==> flow/design.v <==
(* keep_hierarchy = "yes", use_dsp = "yes" *)
module cordic_final #(
    parameter WIDTH = 32,          
    parameter FRAC = 14,           
    parameter ITER = 16,           
    parameter LOG_ITER = 4,         
    parameter POST_STAGES = 5       
)
(
    input wire                    clk,
    input wire                    rst_n,        
    input wire                    start,        
    input wire signed [WIDTH-1:0] x_in,         
    input wire                    func_select,  
    output reg                    busy,         
    output reg                    done,         
    output reg signed [WIDTH:0] result       
);
    localparam signed [WIDTH-1:0] ONE_Q = (1 << FRAC);         
    localparam signed [WIDTH-1:0] ONE_Q_1 = ONE_Q >> 1;         
    localparam signed [WIDTH-1:0] K_INV_SCALED = 16'sd19784;    
    wire [5:0] shift_lut [0:ITER-1];
    wire signed [WIDTH-1:0] atanh_lut [0:ITER-1];
    reg signed [WIDTH-1:0] x_pipe [0:ITER];
    reg signed [WIDTH-1:0] y_pipe [0:ITER];
    reg signed [WIDTH-1:0] z_pipe [0:ITER];
    reg valid_pipe [0:ITER];
    reg signed [WIDTH-1:0] x_input_pipe [0:POST_STAGES-1];
    reg signed [WIDTH-1:0] y_result_pipe [0:POST_STAGES-1];
    reg func_select_pipe [0:POST_STAGES-1];
    reg valid_post_pipe [0:POST_STAGES-1];
    reg signed [2*WIDTH-1:0] x_squared_pipe [0:POST_STAGES-1];
    reg signed [2*WIDTH-1:0] coeff_term_pipe [0:POST_STAGES-1];
    reg signed [WIDTH-1:0] one_minus_approx_pipe [0:POST_STAGES-1];
    reg signed [2*WIDTH-1:0] final_product_pipe [0:POST_STAGES-1];
    reg signed [WIDTH-1:0] extracted_result_pipe [0:POST_STAGES-1];
    reg [1:0] state, next_state;
    reg [LOG_ITER:0] stage_counter;
    localparam [1:0] IDLE = 2'b00;
    localparam [1:0] PROCESS = 2'b01;
    localparam [1:0] OUTPUT = 2'b10;
    reg signed [WIDTH-1:0] x_input_stored;  
    reg                    func_select_stored;
    integer i;
    assign shift_lut[0]  = 6'd1;   assign shift_lut[1]  = 6'd2;   assign shift_lut[2]  = 6'd3;   assign shift_lut[3]  = 6'd4;
    assign shift_lut[4]  = 6'd4;   assign shift_lut[5]  = 6'd5;   assign shift_lut[6]  = 6'd6;   assign shift_lut[7]  = 6'd7;
    assign shift_lut[8]  = 6'd8;   assign shift_lut[9]  = 6'd9;   assign shift_lut[10] = 6'd10;  assign shift_lut[11] = 6'd11;
    assign shift_lut[12] = 6'd12;  assign shift_lut[13] = 6'd13;  assign shift_lut[14] = 6'd13;  assign shift_lut[15] = 6'd14;
    assign atanh_lut[0]  = 16'sd9000;   assign atanh_lut[1]  = 16'sd4185;   assign atanh_lut[2]  = 16'sd2059;   assign atanh_lut[3]  = 16'sd1025;
    assign atanh_lut[4]  = 16'sd1025;   assign atanh_lut[5]  = 16'sd512;    assign atanh_lut[6]  = 16'sd256;    assign atanh_lut[7]  = 16'sd128;
    assign atanh_lut[8]  = 16'sd64;     assign atanh_lut[9]  = 16'sd32;     assign atanh_lut[10] = 16'sd16;     assign atanh_lut[11] = 16'sd8;
    assign atanh_lut[12] = 16'sd4;      assign atanh_lut[13] = 16'sd2;      assign atanh_lut[14] = 16'sd2;      assign atanh_lut[15] = 16'sd1;
    genvar stage;
    generate 
        for (stage = 0; stage < ITER; stage = stage + 1) 
        begin : cordic_pipeline
            wire z_positive;
            wire [5:0] current_shift;
            wire signed [WIDTH-1:0] x_shifted;
            wire signed [WIDTH-1:0] y_shifted;
            wire signed [WIDTH-1:0] atanh_val;
            assign z_positive = ~z_pipe[stage][WIDTH-1];
            assign current_shift = shift_lut[stage];
            assign x_shifted = x_pipe[stage] >>> current_shift;
            assign y_shifted = y_pipe[stage] >>> current_shift;
            assign atanh_val = atanh_lut[stage];
            always @(posedge clk or negedge rst_n) begin
                if (!rst_n) begin
                    x_pipe[stage+1] <= {WIDTH{1'b0}};
                    y_pipe[stage+1] <= {WIDTH{1'b0}};
                    z_pipe[stage+1] <= {WIDTH{1'b0}};
                    valid_pipe[stage+1] <= 1'b0;
                end else begin
                    (* use_dsp = "yes" *) x_pipe[stage+1] <= z_positive ? (x_pipe[stage] + y_shifted) : (x_pipe[stage] - y_shifted);
                    (* use_dsp = "yes" *) y_pipe[stage+1] <= z_positive ? (y_pipe[stage] + x_shifted) : (y_pipe[stage] - x_shifted);
                    (* use_dsp = "yes" *) z_pipe[stage+1] <= z_positive ? (z_pipe[stage] - atanh_val) : (z_pipe[stage] + atanh_val);
                    valid_pipe[stage+1] <= valid_pipe[stage];
                end
            end
        end
    endgenerate
    always @(posedge clk or negedge rst_n) begin
        if (!rst_n) begin
            x_input_pipe[0] <= {WIDTH{1'b0}};
            y_result_pipe[0] <= {WIDTH{1'b0}};
            func_select_pipe[0] <= 1'b0;
            valid_post_pipe[0] <= 1'b0;
            x_squared_pipe[0] <= {(2*WIDTH){1'b0}};
        end else begin
            x_input_pipe[0] <= x_input_stored;
            y_result_pipe[0] <= y_pipe[ITER];
            func_select_pipe[0] <= func_select_stored;
            valid_post_pipe[0] <= valid_pipe[ITER];
            (* use_dsp = "yes" *) x_squared_pipe[0] <= $signed(x_input_stored) * $signed(x_input_stored);
        end
    end
    always @(posedge clk or negedge rst_n) begin
        if (!rst_n) begin
            x_input_pipe[1] <= {WIDTH{1'b0}};
            y_result_pipe[1] <= {WIDTH{1'b0}};
            func_select_pipe[1] <= 1'b0;
            valid_post_pipe[1] <= 1'b0;
            coeff_term_pipe[1] <= {(2*WIDTH){1'b0}};
        end else begin
            x_input_pipe[1] <= x_input_pipe[0];
            y_result_pipe[1] <= y_result_pipe[0];
            func_select_pipe[1] <= func_select_pipe[0];
            valid_post_pipe[1] <= valid_post_pipe[0];
            (* use_dsp = "yes" *) coeff_term_pipe[1] <= (x_squared_pipe[0] * 23900) >>> 30;
        end
    end
    always @(posedge clk or negedge rst_n) begin
        if (!rst_n) begin
            x_input_pipe[2] <= {WIDTH{1'b0}};
            y_result_pipe[2] <= {WIDTH{1'b0}};
            func_select_pipe[2] <= 1'b0;
            valid_post_pipe[2] <= 1'b0;
            one_minus_approx_pipe[2] <= {WIDTH{1'b0}};
        end else begin
            x_input_pipe[2] <= x_input_pipe[1];
            y_result_pipe[2] <= y_result_pipe[1];
            func_select_pipe[2] <= func_select_pipe[1];
            valid_post_pipe[2] <= valid_post_pipe[1];
            (* use_dsp = "yes" *) one_minus_approx_pipe[2] <= ONE_Q - coeff_term_pipe[1][WIDTH-1:0];
        end
    end
    always @(posedge clk or negedge rst_n) begin
        if (!rst_n) begin
            x_input_pipe[3] <= {WIDTH{1'b0}};
            y_result_pipe[3] <= {WIDTH{1'b0}};
            func_select_pipe[3] <= 1'b0;
            valid_post_pipe[3] <= 1'b0;
            final_product_pipe[3] <= {(2*WIDTH){1'b0}};
        end else begin
            x_input_pipe[3] <= x_input_pipe[2];
            y_result_pipe[3] <= y_result_pipe[2];
            func_select_pipe[3] <= func_select_pipe[2];
            valid_post_pipe[3] <= valid_post_pipe[2];
            (* use_dsp = "yes" *) final_product_pipe[3] <= $signed(y_result_pipe[2]) * $signed(one_minus_approx_pipe[2]);
        end
    end
    always @(posedge clk or negedge rst_n) begin
        if (!rst_n) begin
            x_input_pipe[4] <= {WIDTH{1'b0}};
            y_result_pipe[4] <= {WIDTH{1'b0}};
            func_select_pipe[4] <= 1'b0;
            valid_post_pipe[4] <= 1'b0;
            extracted_result_pipe[4] <= {WIDTH{1'b0}};
        end else begin
            x_input_pipe[4] <= x_input_pipe[3];
            y_result_pipe[4] <= y_result_pipe[3];
            func_select_pipe[4] <= func_select_pipe[3];
            valid_post_pipe[4] <= valid_post_pipe[3];
            (* use_dsp = "yes" *) extracted_result_pipe[4] <= final_product_pipe[3] >>> FRAC;
        end
    end
    always @(*) begin
        case (state)
            IDLE: next_state = start ? PROCESS : IDLE;
            PROCESS: next_state = (stage_counter >= ITER + POST_STAGES + 3) ? OUTPUT : PROCESS; 
            OUTPUT: next_state = IDLE;
            default: next_state = IDLE;
        endcase
    end  
    always @(posedge clk or negedge rst_n) begin
        if (!rst_n) begin
            state <= IDLE;
            busy <= 1'b0;
            done <= 1'b0;
            result <= {WIDTH{1'b0}};
            stage_counter <= {(LOG_ITER+1){1'b0}};
            x_pipe[0] <= {WIDTH{1'b0}};
            y_pipe[0] <= {WIDTH{1'b0}};
            z_pipe[0] <= {WIDTH{1'b0}};
            valid_pipe[0] <= 1'b0;
            x_input_stored <= {WIDTH{1'b0}};
            func_select_stored <= 1'b0;
        end else begin
            state <= next_state;
            done <= 1'b0;  
            case (state)
                IDLE: begin
                    busy <= 1'b0;
                    stage_counter <= {(LOG_ITER+1){1'b0}};
                    if (start) begin
                        x_pipe[0] <= K_INV_SCALED;  
                        y_pipe[0] <= {WIDTH{1'b0}}; 
                        func_select_stored <= func_select;
                        if (func_select) begin  
                            z_pipe[0] <= x_in; 
                            x_input_stored <= x_in;
                        end else begin  
                            z_pipe[0] <= $signed(x_in) >>> 1; 
                            x_input_stored <= $signed(x_in) >>> 1;
                        end
                        valid_pipe[0] <= 1'b1;
                        busy <= 1'b1;
                        stage_counter <= {(LOG_ITER+1){1'b0}};
                    end
                end
                PROCESS: begin
                    stage_counter <= stage_counter + 1'b1;
                end
                OUTPUT: begin
                    busy <= 1'b0;
                    if (valid_post_pipe[POST_STAGES-1]) begin
                        if (func_select_pipe[POST_STAGES-1]) begin
                            result <= extracted_result_pipe[POST_STAGES-1];
                        end else begin
                            result <= (extracted_result_pipe[POST_STAGES-1] + ONE_Q) >>> 1;
                        end
                        done <= 1'b1;
                    end
                end
                default: begin
                    state <= IDLE;
                end
            endcase
        end
    end
endmodule                      
## Step by step through the tools: cordic_final

Tool output for the design above, in the order of the flow.
Line numbers count from 1 in the design file above.
Library cell names are shortened.
Not given: --

| inputs | value |
|---|---|
| top | cordic_final |
| clock | clk |
| cell library | sky130hd |
| timing corner | tt_025C_1v80 |

## Word-level counts

Source: Yosys, flattened and elaborated. Widths are those after wreduce. Registers that Yosys merges into a memory's read port (data or address) are not register bits. Print and check cells do not count.

| operators by class | value |
|---|---|
| add/sub/neg operators | 92 |
| reduce/logical cells | 6 |
| bitwise operators | 0 |
| divide/modulo/power cells | 0 |
| muxes and demuxes | 56 |
| order comparisons | 1 |
| equal/unequal tests | 2 |
| shifts and indexed selects | 0 |
| multiply operators | 3 |

Operators with widths:

| operator | count |
|---|---|
| multiplier 32 x 32 -> 64 bit | 1 |
| multiplier 32 x 32 -> 46 bit | 1 |
| two-way mux 32 bit | 45 |
| multiplier 64 x 14 -> 60 bit with constant B | 1 |
| adder 32 x 19 -> 32 bit | 4 |
| subtractor 32 x 19 -> 32 bit | 4 |
| adder 32 x 28 -> 32 bit | 4 |
| subtractor 32 x 28 -> 32 bit | 4 |
| adder 32 x 12 -> 32 bit with constant B | 2 |
| subtractor 32 x 12 -> 32 bit with constant B | 2 |
| adder 32 x 20 -> 32 bit | 2 |
| subtractor 32 x 20 -> 32 bit | 2 |
| adder 32 x 21 -> 32 bit | 2 |
| subtractor 32 x 21 -> 32 bit | 2 |
| adder 32 x 22 -> 32 bit | 2 |
| subtractor 32 x 22 -> 32 bit | 2 |
| adder 32 x 23 -> 32 bit | 2 |
| subtractor 32 x 23 -> 32 bit | 2 |
| adder 32 x 24 -> 32 bit | 2 |
| subtractor 32 x 24 -> 32 bit | 2 |
| adder 32 x 25 -> 32 bit | 2 |
| subtractor 32 x 25 -> 32 bit | 2 |
| adder 32 x 26 -> 32 bit | 2 |
| subtractor 32 x 26 -> 32 bit | 2 |
| adder 32 x 27 -> 32 bit | 2 |
| subtractor 32 x 27 -> 32 bit | 2 |
| adder 32 x 29 -> 32 bit | 2 |
| subtractor 32 x 29 -> 32 bit | 2 |

Not listed: further kinds 48, cells in them 56.

| storage and ports | value |
|---|---|
| bits in writable memories | 0 |
| clocked read ports x word width | 0 |
| input port bits | 36 |
| register bits after elaboration | 1846 |
| memory cells | 0 |
| latch bits | 0 |
| word-level cells | 249 |
| memory bits (read-only) | 0 |

## Longest topological paths

Depth = most cells in a row (Yosys ltp): at word level without a register or memory, in the mapped netlist without a sequential cell, where the memories' decode and read muxes count.

| logic depth | value |
|---|---|
| word-level depth | 4 |
| ABC_AREA | 0 |
| depth in mapped cells | 34 |
| gate-level depth less buffers | 33 |

## Mapped cells and area

Source: synth_stat.txt of the flow (Yosys; design flattened, memories mapped). It holds for the ABC_AREA given above (unset counts as 0); a run with the other value may have another netlist.

Cell types:

| cell | count |
|---|---|
| dfrtp_1 | 1732 |
| fa_1 | 2145 |
| ha_1 | 1900 |
| xnor2_1 | 1451 |
| inv_1 | 2951 |
| a21oi_1 | 1397 |
| nand2_1 | 1436 |
| nor2_1 | 1435 |
| xor2_1 | 389 |
| a21o_1 | 446 |
| o21ai_0 | 593 |
| and2_1 | 408 |
| nor3_1 | 344 |
| clkbuf_1 | 383 |
| mux2i_1 | 143 |
| o21bai_1 | 190 |
| nor2b_1 | 221 |
| o21a_1 | 180 |

Not listed: further types 70, cells in them 1812.

| mapped netlist | value |
|---|---|
| flip-flop cells | 1733 |
| chip area (Yosys) | 185208.9 µm² |
| cells in the netlist | 19556 |
| buffer cells | 432 |

## Timing after synthesis

Source: OpenSTA report_checks on the synthesized netlist (no wires, ideal clock, input and output delay 20% of the period each), path of least setup slack; recovery checks are left aside. Register names are those of the netlist, which keeps one name where synthesis merged equal registers.

| path post-synthesis | value |
|---|---|
| path kind | reg2reg |
| from | reg (name not given) |
| to | reg x_squared_pipe[0][59] |
| launch time at the first pin | 0.000 ns |
| driving pins on the path | 31 |
| data required time | 11.864 ns |
| arrival | 8.660 ns |
| period | 12.0 ns |
| path slack | 3.205 ns |
| library setup time | 0.136 ns |
| delay of the path | 8.796 ns |
| synthesis period reached | 8.795 ns |

"delay of the path" is the arrival time less input delay plus setup time.
"driving pins on the path" counts driving pins, that of a launching flip-flop among them; a cell with two outputs on the path counts twice.
"synthesis period reached" is the clock period less the worst setup slack; recovery checks do not enter. This is arithmetic on one report: input and output delays are still those of the set period (20% each).
Between the ends stands the longest chain of elaborated cells between them, by number of cells; it is not shown to be the way that was timed. Of several equally long chains one is given.
Each line given opens the expression or statement behind the cell; cells for indexed reads and writes are added by Yosys, which also makes memories of some case tables.

| between the ends, post-synthesis | value |
|---|---|
| path through | dfrtp_1 -> clkbuf_1 -> nand2_1 -> inv_1 -> fa_1 -> inv_1 -> fa_1 -> inv_1 -> fa_1 -> inv_1 -> fa_1 -> inv_1 -> fa_1 -> fa_1 -> inv_1 -> fa_1 -> fa_1 -> inv_1 -> ha_1 -> clkbuf_1 -> nand2_1 -> nand2_1 -> a21o_1 -> a21oi_1 -> o21ai_0 -> a21o_1 -> a21oi_1 -> a21boi_1 -> or3_1 -> a2111oi_0 -> nor3_1 |
| length of the longest elaborated chain | 1 |
| elaborated cells between the ends (all ways) | 1 |
| RTL lines with such cells | 1 |
| those cells by class | 1 x mul |

RTL lines, path post-synthesis:

| element | RTL line | text |
|---|---|---|
| multiplier 32 x 32 -> 64 bit | 94 | `(* use_dsp = "yes" *) x_squared_pipe[0] <= $signed(x_input_stored) * $signed(x_input_stored);` |
| to (assign) | 88 | `x_squared_pipe[0] <= {(2*WIDTH){1'b0}};` |
| to (assign) | 94 |  |
| to (decl) | 32 | `reg signed [2*WIDTH-1:0] x_squared_pipe [0:POST_STAGES-1];` |

## Worst path after layout

Path of least setup slack in the final report of run A (OpenROAD, finished layout, wires in). Where an end is a register, its clock arrival counts in the times.

| path after layout | value |
|---|---|
| path kind | reg2reg |
| from | reg (name not given) |
| to | reg x_squared_pipe[0][56] |
| library setup time | 0.12 ns |
| path slack | 2.05 ns |
| data required time | 12.80 ns |
| arrival | 10.75 ns |
| launch time at the first pin | 0.96 ns |
| period | 12.0 ns |
| driving pins on the path | 29 |

Between the ends stands the longest chain of elaborated cells between them, by number of cells; it is not shown to be the way that was timed. Of several equally long chains one is given.

| between the ends, after layout | value |
|---|---|
| path through | dfrtp_1 -> clkinv_1 -> nor2_1 -> fa_1 -> fa_1 -> inv_1 -> fa_1 -> fa_1 -> inv_1 -> fa_1 -> fa_1 -> fa_1 -> inv_1 -> fa_1 -> inv_1 -> ha_1 -> a21o_1 -> a21o_1 -> a221oi_1 -> nor2_1 -> a211oi_1 -> o211ai_1 -> a311oi_1 -> o21bai_1 -> a21oi_1 -> o21ai_0 -> nand2_1 -> a31oi_1 -> xor2_1 |
| length of the longest elaborated chain | 1 |
| elaborated cells between the ends (all ways) | 1 |
| RTL lines with such cells | 1 |
| those cells by class | 1 x mul |

RTL lines, path after layout:

| element | RTL line | text |
|---|---|---|
| multiplier 32 x 32 -> 64 bit | 94 | `(* use_dsp = "yes" *) x_squared_pipe[0] <= $signed(x_input_stored) * $signed(x_input_stored);` |
| to (assign) | 88 | `x_squared_pipe[0] <= {(2*WIDTH){1'b0}};` |
| to (assign) | 94 |  |
| to (decl) | 32 | `reg signed [2*WIDTH-1:0] x_squared_pipe [0:POST_STAGES-1];` |

Ticket comment

Record of 3 stored runs of the RTL-to-layout flow on cordic_final, platform sky130hd. The runs are unordered. Constraints: input delay and output delay 20% of the set period each, output load 0.01 pF.
"period achieved": clock period set for the run, less the worst setup slack. It is reckoned from that one timing run; input and output delays stay at 20% of the period that was set.
"time of the worst setup path" means the part of the period allowed to the worst setup path (the constraints hold back 20% at inputs and 20% at outputs) less its slack; where the path has registers, the arrival times of their clocks count too.
"power": no workload was simulated; the value follows from the tool's default switching activity.

## Run A

==> flow/run.sh <==
#!/bin/bash
# the make line also repeats the synthesis and layout settings of config.mk as NAME=value (left out here)
make -C /OpenROAD-flow-scripts/flow DESIGN_CONFIG=/design/flow/config.mk WORK_HOME=/design/flow/orfs CLKGATE_MAP_FILE= finish
==> flow/config.mk <==
export PLATFORM = sky130hd
export DESIGN_NAME = cordic_final
export DESIGN_NICKNAME = cordic_final
export VERILOG_FILES = /design/flow/design.v
export SDC_FILE = /design/flow/constraint.sdc
export NUM_CORES = 4
export LEC_CHECK = 0
export CAP_MARGIN = 20
export CELL_PAD_IN_SITES_DETAIL_PLACEMENT = 1
export CORE_MARGIN = 2
export CORE_UTILIZATION = 40
export CTS_CLUSTER_DIAMETER = 171
export MAX_ROUTING_LAYER = met5
export SETUP_SLACK_MARGIN = 1.54
export SLEW_MARGIN = 20
==> flow/constraint.sdc <==
create_clock -name core_clock -period 12.0 [get_ports {clk}]
set_input_delay 2.4000 -clock core_clock [delete_from_list [all_inputs] [get_ports {clk}]]
set_output_delay 2.4000 -clock core_clock [all_outputs]
set_load 0.01 [all_outputs]

| result of run A | value |
|---|---|
| synthesized cell area | 185208.9 µm² |
| standard-cell area after routing | 200437.0 µm² |
| time of the worst setup path | 9.95 ns |
| worst setup path type | reg2reg |
| area inside the die boundary | 468479.0 µm² |
| post-route utilization | 43.5 % |
| power | 12477 uW |
| setup slack of the critical path | 2.045 ns |
| period achieved | 9.955 ns |
| setup TNS | 0.000 ns |
| post-route worst hold slack | 0.329 ns |

## Run B

==> flow/run.sh <==
#!/bin/bash
# the make line also repeats the synthesis and layout settings of config.mk as NAME=value (left out here)
make -C /OpenROAD-flow-scripts/flow DESIGN_CONFIG=/design/flow/config.mk WORK_HOME=/design/flow/orfs CLKGATE_MAP_FILE= finish
==> flow/config.mk <==
export PLATFORM = sky130hd
export DESIGN_NAME = cordic_final
export DESIGN_NICKNAME = cordic_final
export VERILOG_FILES = /design/flow/design.v
export SDC_FILE = /design/flow/constraint.sdc
export NUM_CORES = 4
export LEC_CHECK = 0
export CAP_MARGIN = 20
export CORE_MARGIN = 2
export CORE_UTILIZATION = 40
export SLEW_MARGIN = 20
==> flow/constraint.sdc <==
create_clock -name core_clock -period 16.3 [get_ports {clk}]
set_input_delay 3.2600 -clock core_clock [delete_from_list [all_inputs] [get_ports {clk}]]
set_output_delay 3.2600 -clock core_clock [all_outputs]
set_load 0.01 [all_outputs]

| result of run B | value |
|---|---|
| synthesized cell area | 185208.9 µm² |
| standard-cell area after routing | 200646.0 µm² |
| time of the worst setup path | 11.05 ns |
| worst setup path type | reg2reg |
| area inside the die boundary | 468479.0 µm² |
| post-route utilization | 43.6 % |
| power | 9351 uW |
| setup slack of the critical path | 5.247 ns |
| period achieved | 11.053 ns |
| setup TNS | 0.000 ns |
| post-route worst hold slack | 0.330 ns |

## Run C

==> flow/run.sh <==
#!/bin/bash
# the make line also repeats the synthesis and layout settings of config.mk as NAME=value (left out here)
make -C /OpenROAD-flow-scripts/flow DESIGN_CONFIG=/design/flow/config.mk WORK_HOME=/design/flow/orfs CLKGATE_MAP_FILE= finish
==> flow/config.mk <==
export PLATFORM = sky130hd
export DESIGN_NAME = cordic_final
export DESIGN_NICKNAME = cordic_final
export VERILOG_FILES = /design/flow/design.v
export SDC_FILE = /design/flow/constraint.sdc
export NUM_CORES = 4
export LEC_CHECK = 0
export CAP_MARGIN = 20
export CELL_PAD_IN_SITES_DETAIL_PLACEMENT = 1
export CELL_PAD_IN_SITES_GLOBAL_PLACEMENT = 3
export CORE_MARGIN = 2
export CORE_UTILIZATION = 21
export CTS_CLUSTER_DIAMETER = 171
export HOLD_SLACK_MARGIN = 0.1
export MAX_ROUTING_LAYER = met5
export SETUP_SLACK_MARGIN = 1.54
export SLEW_MARGIN = 20
==> flow/constraint.sdc <==
create_clock -name core_clock -period 12.0 [get_ports {clk}]
set_input_delay 2.4000 -clock core_clock [delete_from_list [all_inputs] [get_ports {clk}]]
set_output_delay 2.4000 -clock core_clock [all_outputs]
set_load 0.01 [all_outputs]

| result of run C | value |
|---|---|
| synthesized cell area | 185208.9 µm² |
| standard-cell area after routing | 208495.0 µm² |
| time of the worst setup path | 9.92 ns |
| worst setup path type | reg2reg |
| area inside the die boundary | 889475.0 µm² |
| post-route utilization | 23.7 % |
| power | 13260 uW |
| setup slack of the critical path | 2.082 ns |
| period achieved | 9.918 ns |
| setup TNS | 0.000 ns |
| post-route worst hold slack | 0.327 ns |
